==> flow/design.v <==
`timescale 1ns / 1ns
module complex_multiplier
    #(parameter integer     OPERAND_WIDTH_A = 16,  
      parameter integer     OPERAND_WIDTH_B = 16,  
      parameter integer     OPERAND_WIDTH_OUT = 32,   
      parameter integer     STAGES = 6,   
      parameter             BLOCKING = 0,
      parameter             ROUND_MODE = 0,
      parameter integer     GROWTH_BITS = 0,   
      parameter             BYTE_ALIGNED = 1,
      localparam            EFF_PORT_WIDTH_A = BYTE_ALIGNED ? ((OPERAND_WIDTH_A*2+15)/16)*16 : OPERAND_WIDTH_A * 2,
      localparam            EFF_PORT_WIDTH_B = BYTE_ALIGNED ? ((OPERAND_WIDTH_B*2+15)/16)*16 : OPERAND_WIDTH_B * 2,
      localparam            EFF_PORT_WIDTH_OUT = BYTE_ALIGNED ? ((OPERAND_WIDTH_OUT*2+15)/16)*16 : OPERAND_WIDTH_OUT * 2
    )
    (   
        input                                           aclk,
        input                                           aresetn,
		input                                           rounding_cy,
        input               [EFF_PORT_WIDTH_A - 1 : 0]    s_axis_a_tdata,
        output reg                                      s_axis_a_tready,
        input                                           s_axis_a_tvalid,
        input               [EFF_PORT_WIDTH_B - 1 : 0]    s_axis_b_tdata,
        output reg                                      s_axis_b_tready,
        input                                           s_axis_b_tvalid,
        output reg  		[EFF_PORT_WIDTH_OUT - 1 : 0]  m_axis_dout_tdata,
        output reg                                      m_axis_dout_tvalid,
        input                                           m_axis_dout_tready
        );
    localparam INPUT_WIDTH_A = OPERAND_WIDTH_A * 2;
    localparam INPUT_WIDTH_B = OPERAND_WIDTH_B * 2;
    localparam OUTPUT_WIDTH  = OPERAND_WIDTH_OUT * 2;
    localparam TRUNC_BITS = (INPUT_WIDTH_A + INPUT_WIDTH_B - OUTPUT_WIDTH)/2 + 1 + GROWTH_BITS;
    localparam OUTPUT_PADDING = EFF_PORT_WIDTH_OUT - OUTPUT_WIDTH;
    localparam CALCULATION_STAGES = 6;    
    reg        [STAGES : 0]                     tvalid;
    reg        [EFF_PORT_WIDTH_OUT-1:0]         tdata [STAGES-2:0];
    wire signed [OPERAND_WIDTH_A-1:0] a_r = s_axis_a_tdata[OPERAND_WIDTH_A - 1 : 0];
    wire signed [OPERAND_WIDTH_A-1:0] a_i = s_axis_a_tdata[EFF_PORT_WIDTH_A / 2 + OPERAND_WIDTH_A - 1 : EFF_PORT_WIDTH_A / 2];
    wire signed [OPERAND_WIDTH_B-1:0] b_r = s_axis_b_tdata[OPERAND_WIDTH_B - 1 : 0];
    wire signed [OPERAND_WIDTH_B-1:0] b_i = s_axis_b_tdata[EFF_PORT_WIDTH_B / 2 + OPERAND_WIDTH_B - 1 : EFF_PORT_WIDTH_B / 2];
    reg signed [OPERAND_WIDTH_A + OPERAND_WIDTH_B : 0] mult_r, mult_i, mult_0, common, common_r1, common_r2, p_r_int, p_i_int;
    reg signed [OPERAND_WIDTH_A - 1 : 0] a_r_d, a_i_d, a_r_dd, a_i_dd, a_r_ddd, a_i_ddd, a_r_dddd, a_i_dddd;
    reg signed [OPERAND_WIDTH_B - 1 : 0] b_r_d, b_i_d, b_r_dd, b_i_dd, b_r_ddd, b_i_ddd;
    reg                          a_valid_d, b_valid_d;
    reg signed [OPERAND_WIDTH_A : 0] a_dd_common;
    reg signed [OPERAND_WIDTH_B : 0] a_dd_r, a_dd_i;
    reg        [STAGES - 1 : 0]  rounding_cy_buf ;
    wire signed [OPERAND_WIDTH_OUT - 1 : 0] result_r;
    wire signed [OPERAND_WIDTH_OUT - 1 : 0] result_i;
    wire signed [OPERAND_WIDTH_A + OPERAND_WIDTH_B + 1 - 1 : 0] temp1, temp2;
    localparam rounding_cy_buf_index = CALCULATION_STAGES - 1;
    wire signed [OPERAND_WIDTH_A + OPERAND_WIDTH_B + 1 - 1 : 0] rounding_cy_extended = {{(OPERAND_WIDTH_A + OPERAND_WIDTH_B){1'b0}}, rounding_cy_buf[rounding_cy_buf_index]};
	if (ROUND_MODE == 0 || TRUNC_BITS == 0) begin
        assign temp1 = p_r_int >>> TRUNC_BITS;
        assign temp2 = p_i_int >>> TRUNC_BITS;
		assign result_r = temp1[OPERAND_WIDTH_OUT - 1 : 0];
		assign result_i = temp2[OPERAND_WIDTH_OUT - 1 : 0];    
	end
	else begin
        wire signed [OPERAND_WIDTH_A + OPERAND_WIDTH_B + 1 - 1 : 0] point5_correction = {{(OPERAND_WIDTH_A + OPERAND_WIDTH_B + 1 - TRUNC_BITS){1'b0}}, 1'b0, {(TRUNC_BITS-1){1'b1}}} + rounding_cy_extended;
        assign temp1 = (p_r_int + point5_correction) >>> TRUNC_BITS;
        assign temp2 = (p_i_int + point5_correction) >>> TRUNC_BITS;
		assign result_r = temp1[OPERAND_WIDTH_OUT-1:0];
		assign result_i = temp2[OPERAND_WIDTH_OUT-1:0];    
	end
    integer i;
    always @(posedge aclk) begin
        if (!aresetn) begin
            tvalid <= 0;
            a_valid_d <= 0;
            b_valid_d <= 0;
            m_axis_dout_tvalid <= 0;
        end
        else begin
            a_valid_d <= s_axis_a_tvalid;
            b_valid_d <= s_axis_b_tvalid;
            a_r_d <= a_r;
            a_i_d <= a_i;
            b_r_d <= b_r;
            b_i_d <= b_i;
            if (ROUND_MODE == 1)
                rounding_cy_buf[0] <= rounding_cy;
            else if (ROUND_MODE == 2)   
                rounding_cy_buf[0] <= ~rounding_cy_buf[0];
            if (BLOCKING == 1 && m_axis_dout_tready == 0 && m_axis_dout_tvalid == 1) begin 
                m_axis_dout_tvalid <= 0;
                m_axis_dout_tdata <= {(OUTPUT_WIDTH){1'b0}};
                s_axis_a_tready <= 0;
                s_axis_b_tready <= 0;
            end
            else begin
                s_axis_a_tready <= 1;
                s_axis_b_tready <= 1;
                a_dd_common <= a_r_d - a_i_d;
                a_r_dd <= a_r_d;
                a_i_dd <= a_i_d;
                b_r_dd <= b_r_d;
                b_i_dd <= b_i_d;
                a_r_ddd <= a_r_dd;
                a_i_ddd <= a_i_dd;
                b_r_ddd <= b_r_dd;
                b_i_ddd <= b_i_dd;
                mult_0 <= a_dd_common * b_i_dd;
                a_r_dddd <= a_r_ddd;
                a_i_dddd <= a_i_ddd;
                a_dd_r <= b_r_ddd - b_i_ddd;
                a_dd_i <= b_r_ddd + b_i_ddd;
                common <= mult_0;
                mult_r <= a_dd_r * a_r_dddd;
                mult_i <= a_dd_i * a_i_dddd;
                common_r1 <= common;
                common_r2 <= common;
                p_r_int <= mult_r + common_r1;
                p_i_int <= mult_i + common_r2;
                for (i = 1; i<STAGES; i = i + 1) begin
                    rounding_cy_buf[i] <= rounding_cy_buf[i-1];
                end
                tvalid[0] <= a_valid_d & b_valid_d;
                for (i = 1; i<(STAGES); i = i+1) begin
                    tvalid[i] <= tvalid[i-1];
                end
                m_axis_dout_tvalid <= tvalid[STAGES-2];
                if (STAGES > CALCULATION_STAGES) begin
                    tdata[0] <= {{(OUTPUT_PADDING/2){result_i[OPERAND_WIDTH_OUT - 1]}}, result_i,
                        {(OUTPUT_PADDING/2){result_r[OPERAND_WIDTH_OUT - 1]}}, result_r};
                    for (i = 1; i<(STAGES-CALCULATION_STAGES); i = i+1) begin
                        tdata[i] <= tdata[i-1];
                    end
                    m_axis_dout_tdata <= tdata[STAGES - CALCULATION_STAGES - 1];
                end
                else begin
                     m_axis_dout_tdata <= {{(OUTPUT_PADDING/2){result_i[OPERAND_WIDTH_OUT - 1]}}, result_i,
                         {(OUTPUT_PADDING/2){result_r[OPERAND_WIDTH_OUT - 1]}}, result_r};
                end
            end
        end
    end
endmodule
Tool chain data of complex_multiplier
Module complex_multiplier before and after one edit of its RTL, step after step.
Lines under "orig" count in the file above, lines under "edited" in the edited file.
"diff" is "edited" less "orig", of the values as shown; "change_rel_pct" is that difference over "orig", in percent.
Operators: Yosys type, input widths -> output width; for muxes data width and select width s.
Library cell names are shortened.
{"block": "setup", "top": "complex_multiplier", "clock": "aclk", "lib": "sky130hd", "pvt_corner": "tt_025C_1v80"}

Diff
The edit as a unified diff against the file above.
This change comes from a script, not from a designer. The edited design behaves differently; no optimisation was intended.
begin of diff
@@ -101,5 +101,5 @@
                 b_r_ddd <= b_r_dd;
                 b_i_ddd <= b_i_dd;
-                mult_0 <= a_dd_common * b_i_dd;
+                mult_0 <= a_dd_common + b_i_dd;
                 a_r_dddd <= a_r_ddd;
                 a_i_dddd <= a_i_ddd;
end of diff

After elaboration
Yosys after proc, flatten, opt, wreduce and memory -nomap, before mapping. Enables and synchronous resets that opt folds into registers are not counted as muxes. Memory bits, and registers merged into a memory's read port (data or address), are not among the register bits. Print and check cells are not counted. Equal cells are merged and count once.
{"block": "word_totals", "item": "out_inout_bits", "orig": 67, "edited": 67, "diff": 0, "change_rel_pct": 0.00}
{"block": "word_totals", "item": "regBits", "orig": 578, "edited": 578, "diff": 0, "change_rel_pct": 0.00}
{"block": "word_totals", "item": "inputBits", "orig": 70, "edited": 70, "diff": 0, "change_rel_pct": 0.00}
{"block": "op_classes", "item": "n_logic", "orig": 1, "edited": 1, "diff": 0, "change_rel_pct": 0.00}
{"block": "op_classes", "item": "mul", "orig": 3, "edited": 2, "diff": -1, "change_rel_pct": -33.33}
{"block": "op_classes", "item": "n_addsub", "orig": 5, "edited": 6, "diff": 1, "change_rel_pct": 20.00}
{"block": "ops", "cell": "$mul 17x16->33", "orig": 3, "edited": 2, "diff": -1, "change_rel_pct": -33.33}
{"block": "ops", "cell": "$add 17x16->18", "orig": 0, "edited": 1, "diff": 1}
{"block": "ops", "cell": "$add 33x33->33", "orig": 2, "edited": 2, "diff": 0, "change_rel_pct": 0.00}
{"block": "ops", "cell": "$sub 16x16->17", "orig": 2, "edited": 2, "diff": 0, "change_rel_pct": 0.00}
{"block": "ops", "cell": "$add 16x16->17", "orig": 1, "edited": 1, "diff": 0, "change_rel_pct": 0.00}
{"block": "ops", "cell": "$and 1x1->1", "orig": 1, "edited": 1, "diff": 0, "change_rel_pct": 0.00}

Logic depth
Yosys ltp: most cells in a row. Word level: on the elaborated netlist, between registers, memories and ports. Mapped: between sequential cells and ports; inverters and the memories' decode and read muxes count.
{"block": "depth", "item": "depth_word", "orig": 1, "edited": 1, "diff": 0, "change_rel_pct": 0.00}
{"block": "depth", "item": "ABC_AREA", "orig": "0", "edited": "0"}
{"block": "depth", "item": "mapped_depth", "orig": 25, "edited": 25, "diff": 0, "change_rel_pct": 0.00}
{"block": "depth", "item": "ltp_nobuf", "orig": 24, "edited": 23, "diff": -1, "change_rel_pct": -4.17}

Netlist
Yosys stat after the flow's synthesis: flattened, memories mapped to cells. It holds for the ABC_AREA given above (unset counts as 0); a run with the other value may have another netlist.
{"block": "by_type", "cell": "inv_1", "orig": 988, "edited": 701, "diff": -287, "change_rel_pct": -29.05}
{"block": "by_type", "cell": "fa_1", "orig": 833, "edited": 558, "diff": -275, "change_rel_pct": -33.01}
{"block": "by_type", "cell": "and2_1", "orig": 406, "edited": 269, "diff": -137, "change_rel_pct": -33.74}
{"block": "by_type", "cell": "nand2_1", "orig": 432, "edited": 322, "diff": -110, "change_rel_pct": -25.46}
{"block": "by_type", "cell": "ha_1", "orig": 362, "edited": 295, "diff": -67, "change_rel_pct": -18.51}
{"block": "by_type", "cell": "nor2_1", "orig": 168, "edited": 119, "diff": -49, "change_rel_pct": -29.17}
{"block": "by_type", "cell": "clkbuf_1", "orig": 125, "edited": 78, "diff": -47, "change_rel_pct": -37.60}
{"block": "by_type", "cell": "edfxtp_1", "orig": 567, "edited": 522, "diff": -45, "change_rel_pct": -7.94}
{"block": "by_type", "cell": "o21ai_0", "orig": 80, "edited": 40, "diff": -40, "change_rel_pct": -50.00}
{"block": "by_type", "cell": "a21o_1", "orig": 70, "edited": 47, "diff": -23, "change_rel_pct": -32.86}
{"block": "by_type", "cell": "o21ai_1", "orig": 6, "edited": 28, "diff": 22, "change_rel_pct": 366.67}
{"block": "by_type", "cell": "o21a_1", "orig": 32, "edited": 18, "diff": -14, "change_rel_pct": -43.75}
{"block": "by_type", "cell": "a21oi_1", "orig": 137, "edited": 125, "diff": -12, "change_rel_pct": -8.76}
{"block": "by_type", "cell": "xor2_1", "orig": 45, "edited": 37, "diff": -8, "change_rel_pct": -17.78}
{"block": "by_type", "cell": "o21bai_1", "orig": 27, "edited": 19, "diff": -8, "change_rel_pct": -29.63}
{"block": "by_type", "cell": "xnor2_1", "orig": 151, "edited": 144, "diff": -7, "change_rel_pct": -4.64}
{"block": "by_type", "cell": "nand3_1", "orig": 37, "edited": 30, "diff": -7, "change_rel_pct": -18.92}
{"block": "by_type", "cell": "nor2b_1", "orig": 26, "edited": 20, "diff": -6, "change_rel_pct": -23.08}
The list need not be complete.
{"block": "mapped", "item": "ff_cells", "orig": 575, "edited": 530, "diff": -45, "change_rel_pct": -7.83}
{"block": "mapped", "item": "seqArea_mm2", "orig": 0.0171865, "edited": 0.0158352, "diff": -0.0013513, "change_rel_pct": -7.86}
{"block": "mapped", "item": "stdcells", "orig": 4754, "edited": 3638, "diff": -1116, "change_rel_pct": -23.47}
{"block": "mapped", "item": "area_mm2", "orig": 0.0533562, "edited": 0.0422793, "diff": -0.0110769, "change_rel_pct": -20.76}
{"block": "mapped", "item": "n_buf", "orig": 131, "edited": 84, "diff": -47, "change_rel_pct": -35.88}

Worst setup path after synthesis
Path of least setup slack by OpenSTA after synthesis, without wires, with an ideal clock, recovery checks aside; 20% of the period is set as input and as output delay. Where synthesis merged equal registers, the netlist keeps one of their names.
{"block": "synth_timing", "item": "path_type", "orig": "register -> register", "edited": "register -> register"}
{"block": "synth_timing", "item": "startpoint", "orig": "register b_i_dd[1]", "edited": "register a_i_dddd[1]"}
{"block": "synth_timing", "item": "endpoint", "orig": "register mult_0[32]", "edited": "register mult_i[29]"}
{"block": "synth_timing", "item": "arrival_time_ns", "orig": 6.046, "edited": 6.134, "diff": 0.088, "change_rel_pct": 1.46}
{"block": "synth_timing", "item": "path_delay_ns", "orig": 6.306, "edited": 6.393, "diff": 0.087, "change_rel_pct": 1.38}
{"block": "synth_timing", "item": "setup_slack_ns", "orig": 1.694, "edited": 1.607, "diff": -0.087}
{"block": "synth_timing", "item": "setup_ns", "orig": 0.260, "edited": 0.259, "diff": -0.001}
{"block": "synth_timing", "item": "path_stages", "orig": 22, "edited": 22, "diff": 0, "change_rel_pct": 0.00}
{"block": "synth_timing", "item": "clock_period_ns", "orig": 8.0, "edited": 8.0, "diff": 0.0, "change_rel_pct": 0.00}
{"block": "synth_timing", "item": "period_less_setup_slack_ns", "orig": 6.306, "edited": 6.393, "diff": 0.087, "change_rel_pct": 1.38}
"path_delay_ns" is the arrival time less input delay plus setup time.
"path_stages": output pins that drive a net of the path, with the launching flip-flop's if there is one; two outputs of one cell count as two.
"period_less_setup_slack_ns" = period - worst setup slack (recovery checks aside). The figure is calculated, with input and output delays left at 20% of the set period.
The rows between start and end are the longest chain of elaborated cells between them; the timing report does not say that the signal goes this way. Where chains are equally long, one stands for them.
A line is the first line of the expression or statement that the cell stems from. Yosys adds cells for indexed reads and writes and turns some case tables into memories.
{"block": "synth_via_orig", "path_cell_list": "edfxtp_1 > clkbuf_1 > nand2_1 > inv_1 > fa_1 > fa_1 > fa_1 > fa_1 > fa_1 > inv_1 > fa_1 > inv_1 > ha_1 > nand2_1 > or2_2 > nor3_1 > a21oi_1 > o31ai_1 > o41ai_1 > o21bai_1 > a21oi_1 > xnor2_1", "elab_chain_len": 1, "cells_between": 1, "cone_lines": 1}
{"block": "synth_rtl_orig", "item": "from (decl)", "line_no": 43, "source": "reg signed [OPERAND_WIDTH_B - 1 : 0] b_r_d, b_i_d, b_r_dd, b_i_dd, b_r_ddd, b_i_ddd;"}
{"block": "synth_rtl_orig", "item": "from (assign)", "line_no": 98, "source": "b_i_dd <= b_i_d;"}
{"block": "synth_rtl_orig", "item": "$mul 17x16->33", "line_no": 103, "source": "mult_0 <= a_dd_common * b_i_dd;"}
{"block": "synth_rtl_orig", "item": "to (assign)", "line_no": 103}
{"block": "synth_rtl_orig", "item": "to (decl)", "line_no": 41, "source": "reg signed [OPERAND_WIDTH_A + OPERAND_WIDTH_B : 0] mult_r, mult_i, mult_0, common, common_r1, common_r2, p_r_i ..."}
{"block": "synth_via_edited", "path_cell_list": "edfxtp_1 > clkbuf_1 > nand2_1 > fa_1 > fa_1 > inv_1 > fa_1 > fa_1 > fa_1 > inv_1 > fa_1 > inv_1 > ha_1 > and2_4 > a221o_1 > a221o_1 > a21bo_1 > a32oi_2 > a32oi_1 > a311o_1 > a21oi_2 > xnor2_1", "elab_chain_len": 1, "cells_between": 1, "cone_lines": 1}
{"block": "synth_rtl_edited", "item": "from (decl)", "line_no": 42, "source": "reg signed [OPERAND_WIDTH_A - 1 : 0] a_r_d, a_i_d, a_r_dd, a_i_dd, a_r_ddd, a_i_ddd, a_r_dddd, a_i_dddd;"}
{"block": "synth_rtl_edited", "item": "from (assign)", "line_no": 105, "source": "a_i_dddd <= a_i_ddd;"}
{"block": "synth_rtl_edited", "item": "$mul 17x16->33", "line_no": 110, "source": "mult_i <= a_dd_i * a_i_dddd;"}
{"block": "synth_rtl_edited", "item": "to (assign)", "line_no": 110}
{"block": "synth_rtl_edited", "item": "to (decl)", "line_no": 41, "source": "reg signed [OPERAND_WIDTH_A + OPERAND_WIDTH_B : 0] mult_r, mult_i, mult_0, common, common_r1, common_r2, p_r_i ..."}

Worst path after layout
Path of least setup slack in the final report of the runs of set A (OpenROAD, finished layout, wires in). Where an end is a register, its clock arrival counts in the times.
{"block": "layout_timing", "item": "path_type", "orig": "register -> register", "edited": "register -> register"}
{"block": "layout_timing", "item": "startpoint", "orig": "register a_dd_common[9]", "edited": "register a_i_dddd[5]"}
{"block": "layout_timing", "item": "endpoint", "orig": "register mult_0[32]", "edited": "register mult_i[32]"}
{"block": "layout_timing", "item": "path_stages", "orig": 22, "edited": 23, "diff": 1, "change_rel_pct": 4.55}
{"block": "layout_timing", "item": "arrival_time_ns", "orig": 7.32, "edited": 7.23, "diff": -0.09, "change_rel_pct": -1.23}
{"block": "layout_timing", "item": "setup_slack_ns", "orig": 0.32, "edited": 0.41, "diff": 0.09}
{"block": "layout_timing", "item": "clock_period_ns", "orig": 7.26, "edited": 7.26, "diff": 0.00, "change_rel_pct": 0.00}
{"block": "layout_timing", "item": "setup_ns", "orig": 0.26, "edited": 0.27, "diff": 0.01}
The rows between start and end are the longest chain of elaborated cells between them; the timing report does not say that the signal goes this way. Where chains are equally long, one stands for them.
{"block": "layout_via_orig", "path_cell_list": "edfxtp_1 > nand2_1 > fa_1 > inv_1 > fa_1 > fa_1 > fa_1 > fa_1 > inv_1 > fa_1 > inv_1 > ha_1 > a21o_1 > a21oi_1 > o221ai_1 > a21oi_1 > o31ai_1 > buf_4 > o41ai_1 > o21bai_1 > a21oi_1 > xnor2_1", "elab_chain_len": 1, "cells_between": 1, "cone_lines": 1}
{"block": "layout_rtl_orig", "item": "from (decl)", "line_no": 45, "source": "reg signed [OPERAND_WIDTH_A : 0] a_dd_common;"}
{"block": "layout_rtl_orig", "item": "from (assign)", "line_no": 94, "source": "a_dd_common <= a_r_d - a_i_d;"}
{"block": "layout_rtl_orig", "item": "$mul 17x16->33", "line_no": 103, "source": "mult_0 <= a_dd_common * b_i_dd;"}
{"block": "layout_rtl_orig", "item": "to (assign)", "line_no": 103}
{"block": "layout_rtl_orig", "item": "to (decl)", "line_no": 41, "source": "reg signed [OPERAND_WIDTH_A + OPERAND_WIDTH_B : 0] mult_r, mult_i, mult_0, common, common_r1, common_r2, p_r_i ..."}
{"block": "layout_via_edited", "path_cell_list": "edfxtp_1 > buf_4 > and2_1 > fa_1 > inv_1 > fa_1 > fa_1 > inv_1 > fa_1 > fa_1 > inv_1 > fa_1 > inv_1 > ha_1 > a21o_1 > a21oi_1 > o21ai_0 > a221o_1 > a21o_1 > a21o_1 > or4b_1 > a31oi_1 > xnor2_1", "elab_chain_len": 1, "cells_between": 1, "cone_lines": 1}
{"block": "layout_rtl_edited", "item": "from (decl)", "line_no": 42, "source": "reg signed [OPERAND_WIDTH_A - 1 : 0] a_r_d, a_i_d, a_r_dd, a_i_dd, a_r_ddd, a_i_ddd, a_r_dddd, a_i_dddd;"}
{"block": "layout_rtl_edited", "item": "from (assign)", "line_no": 105, "source": "a_i_dddd <= a_i_ddd;"}
{"block": "layout_rtl_edited", "item": "$mul 17x16->33", "line_no": 110, "source": "mult_i <= a_dd_i * a_i_dddd;"}
{"block": "layout_rtl_edited", "item": "to (assign)", "line_no": 110}
{"block": "layout_rtl_edited", "item": "to (decl)", "line_no": 41, "source": "reg signed [OPERAND_WIDTH_A + OPERAND_WIDTH_B : 0] mult_r, mult_i, mult_0, common, common_r1, common_r2, p_r_i ..."}

Layout results
Both versions went through the flow (Yosys, OpenROAD) with the same settings in each pair. Constraints: input delay and output delay 20% of the set period each, output load 0.01 pF.
{"block": "flow_settings_set_A", "CORE_UTILIZATION": 40, "period_ns": 7.26, "CAP_MARGIN": 20, "CORE_MARGIN": 2, "SLEW_MARGIN": 20}
{"block": "results_set_A", "item": "post_synth_area_mm2", "orig": 0.0533562, "edited": 0.0422793, "diff": -0.0110769, "change_rel_pct": -20.76}
{"block": "results_set_A", "item": "post_route_util_pct", "orig": 44.6, "edited": 45.1, "diff": 0.5}
{"block": "results_set_A", "item": "achieved_period_ns", "orig": 6.940, "edited": 6.850, "diff": -0.090, "change_rel_pct": -1.30}
{"block": "results_set_A", "item": "hold_worst_slack_ns", "orig": 0.406, "edited": 0.406, "diff": 0.000}
{"block": "results_set_A", "item": "setupTns_ns", "orig": 0.000, "edited": 0.000, "diff": 0.000}
{"block": "results_set_A", "item": "stdcell_area_mm2", "orig": 0.0593582, "edited": 0.047408, "diff": -0.0119502, "change_rel_pct": -20.13}
{"block": "results_set_A", "item": "die_mm2", "orig": 0.136327, "edited": 0.108313, "diff": -0.028014, "change_rel_pct": -20.55}
{"block": "results_set_A", "item": "setup_worst_slack_ns", "orig": 0.320, "edited": 0.410, "diff": 0.090}
{"block": "flow_settings_set_B", "CAP_MARGIN": 25, "CORE_UTILIZATION": 19, "GPL_ROUTABILITY_DRIVEN": 1, "GPL_TIMING_DRIVEN": 1, "HOLD_SLACK_MARGIN": 0.14, "MAX_ROUTING_LAYER": "met5", "PLACE_DENSITY_LB_ADDON": 0.3, "SETUP_SLACK_MARGIN": -0.43, "SLEW_MARGIN": 10, "period_ns": 12.7, "CORE_MARGIN": 2}
{"block": "results_set_B", "item": "post_synth_area_mm2", "orig": 0.0533562, "edited": 0.0422793, "diff": -0.0110769, "change_rel_pct": -20.76}
{"block": "results_set_B", "item": "post_route_util_pct", "orig": 22.0, "edited": 22.3, "diff": 0.3}
{"block": "results_set_B", "item": "achieved_period_ns", "orig": 7.274, "edited": 7.264, "diff": -0.010, "change_rel_pct": -0.14}
{"block": "results_set_B", "item": "hold_worst_slack_ns", "orig": 0.386, "edited": 0.385, "diff": -0.001}
{"block": "results_set_B", "item": "setupTns_ns", "orig": 0.000, "edited": 0.000, "diff": 0.000}
{"block": "results_set_B", "item": "stdcell_area_mm2", "orig": 0.0615553, "edited": 0.0494737, "diff": -0.0120816, "change_rel_pct": -19.63}
{"block": "results_set_B", "item": "die_mm2", "orig": 0.285076, "edited": 0.226314, "diff": -0.058762, "change_rel_pct": -20.61}
{"block": "results_set_B", "item": "setup_worst_slack_ns", "orig": 5.426, "edited": 5.436, "diff": 0.010}
"achieved_period_ns" means the clock period less the worst setup slack. The figure is calculated, with input and output delays left at 20% of the set period.
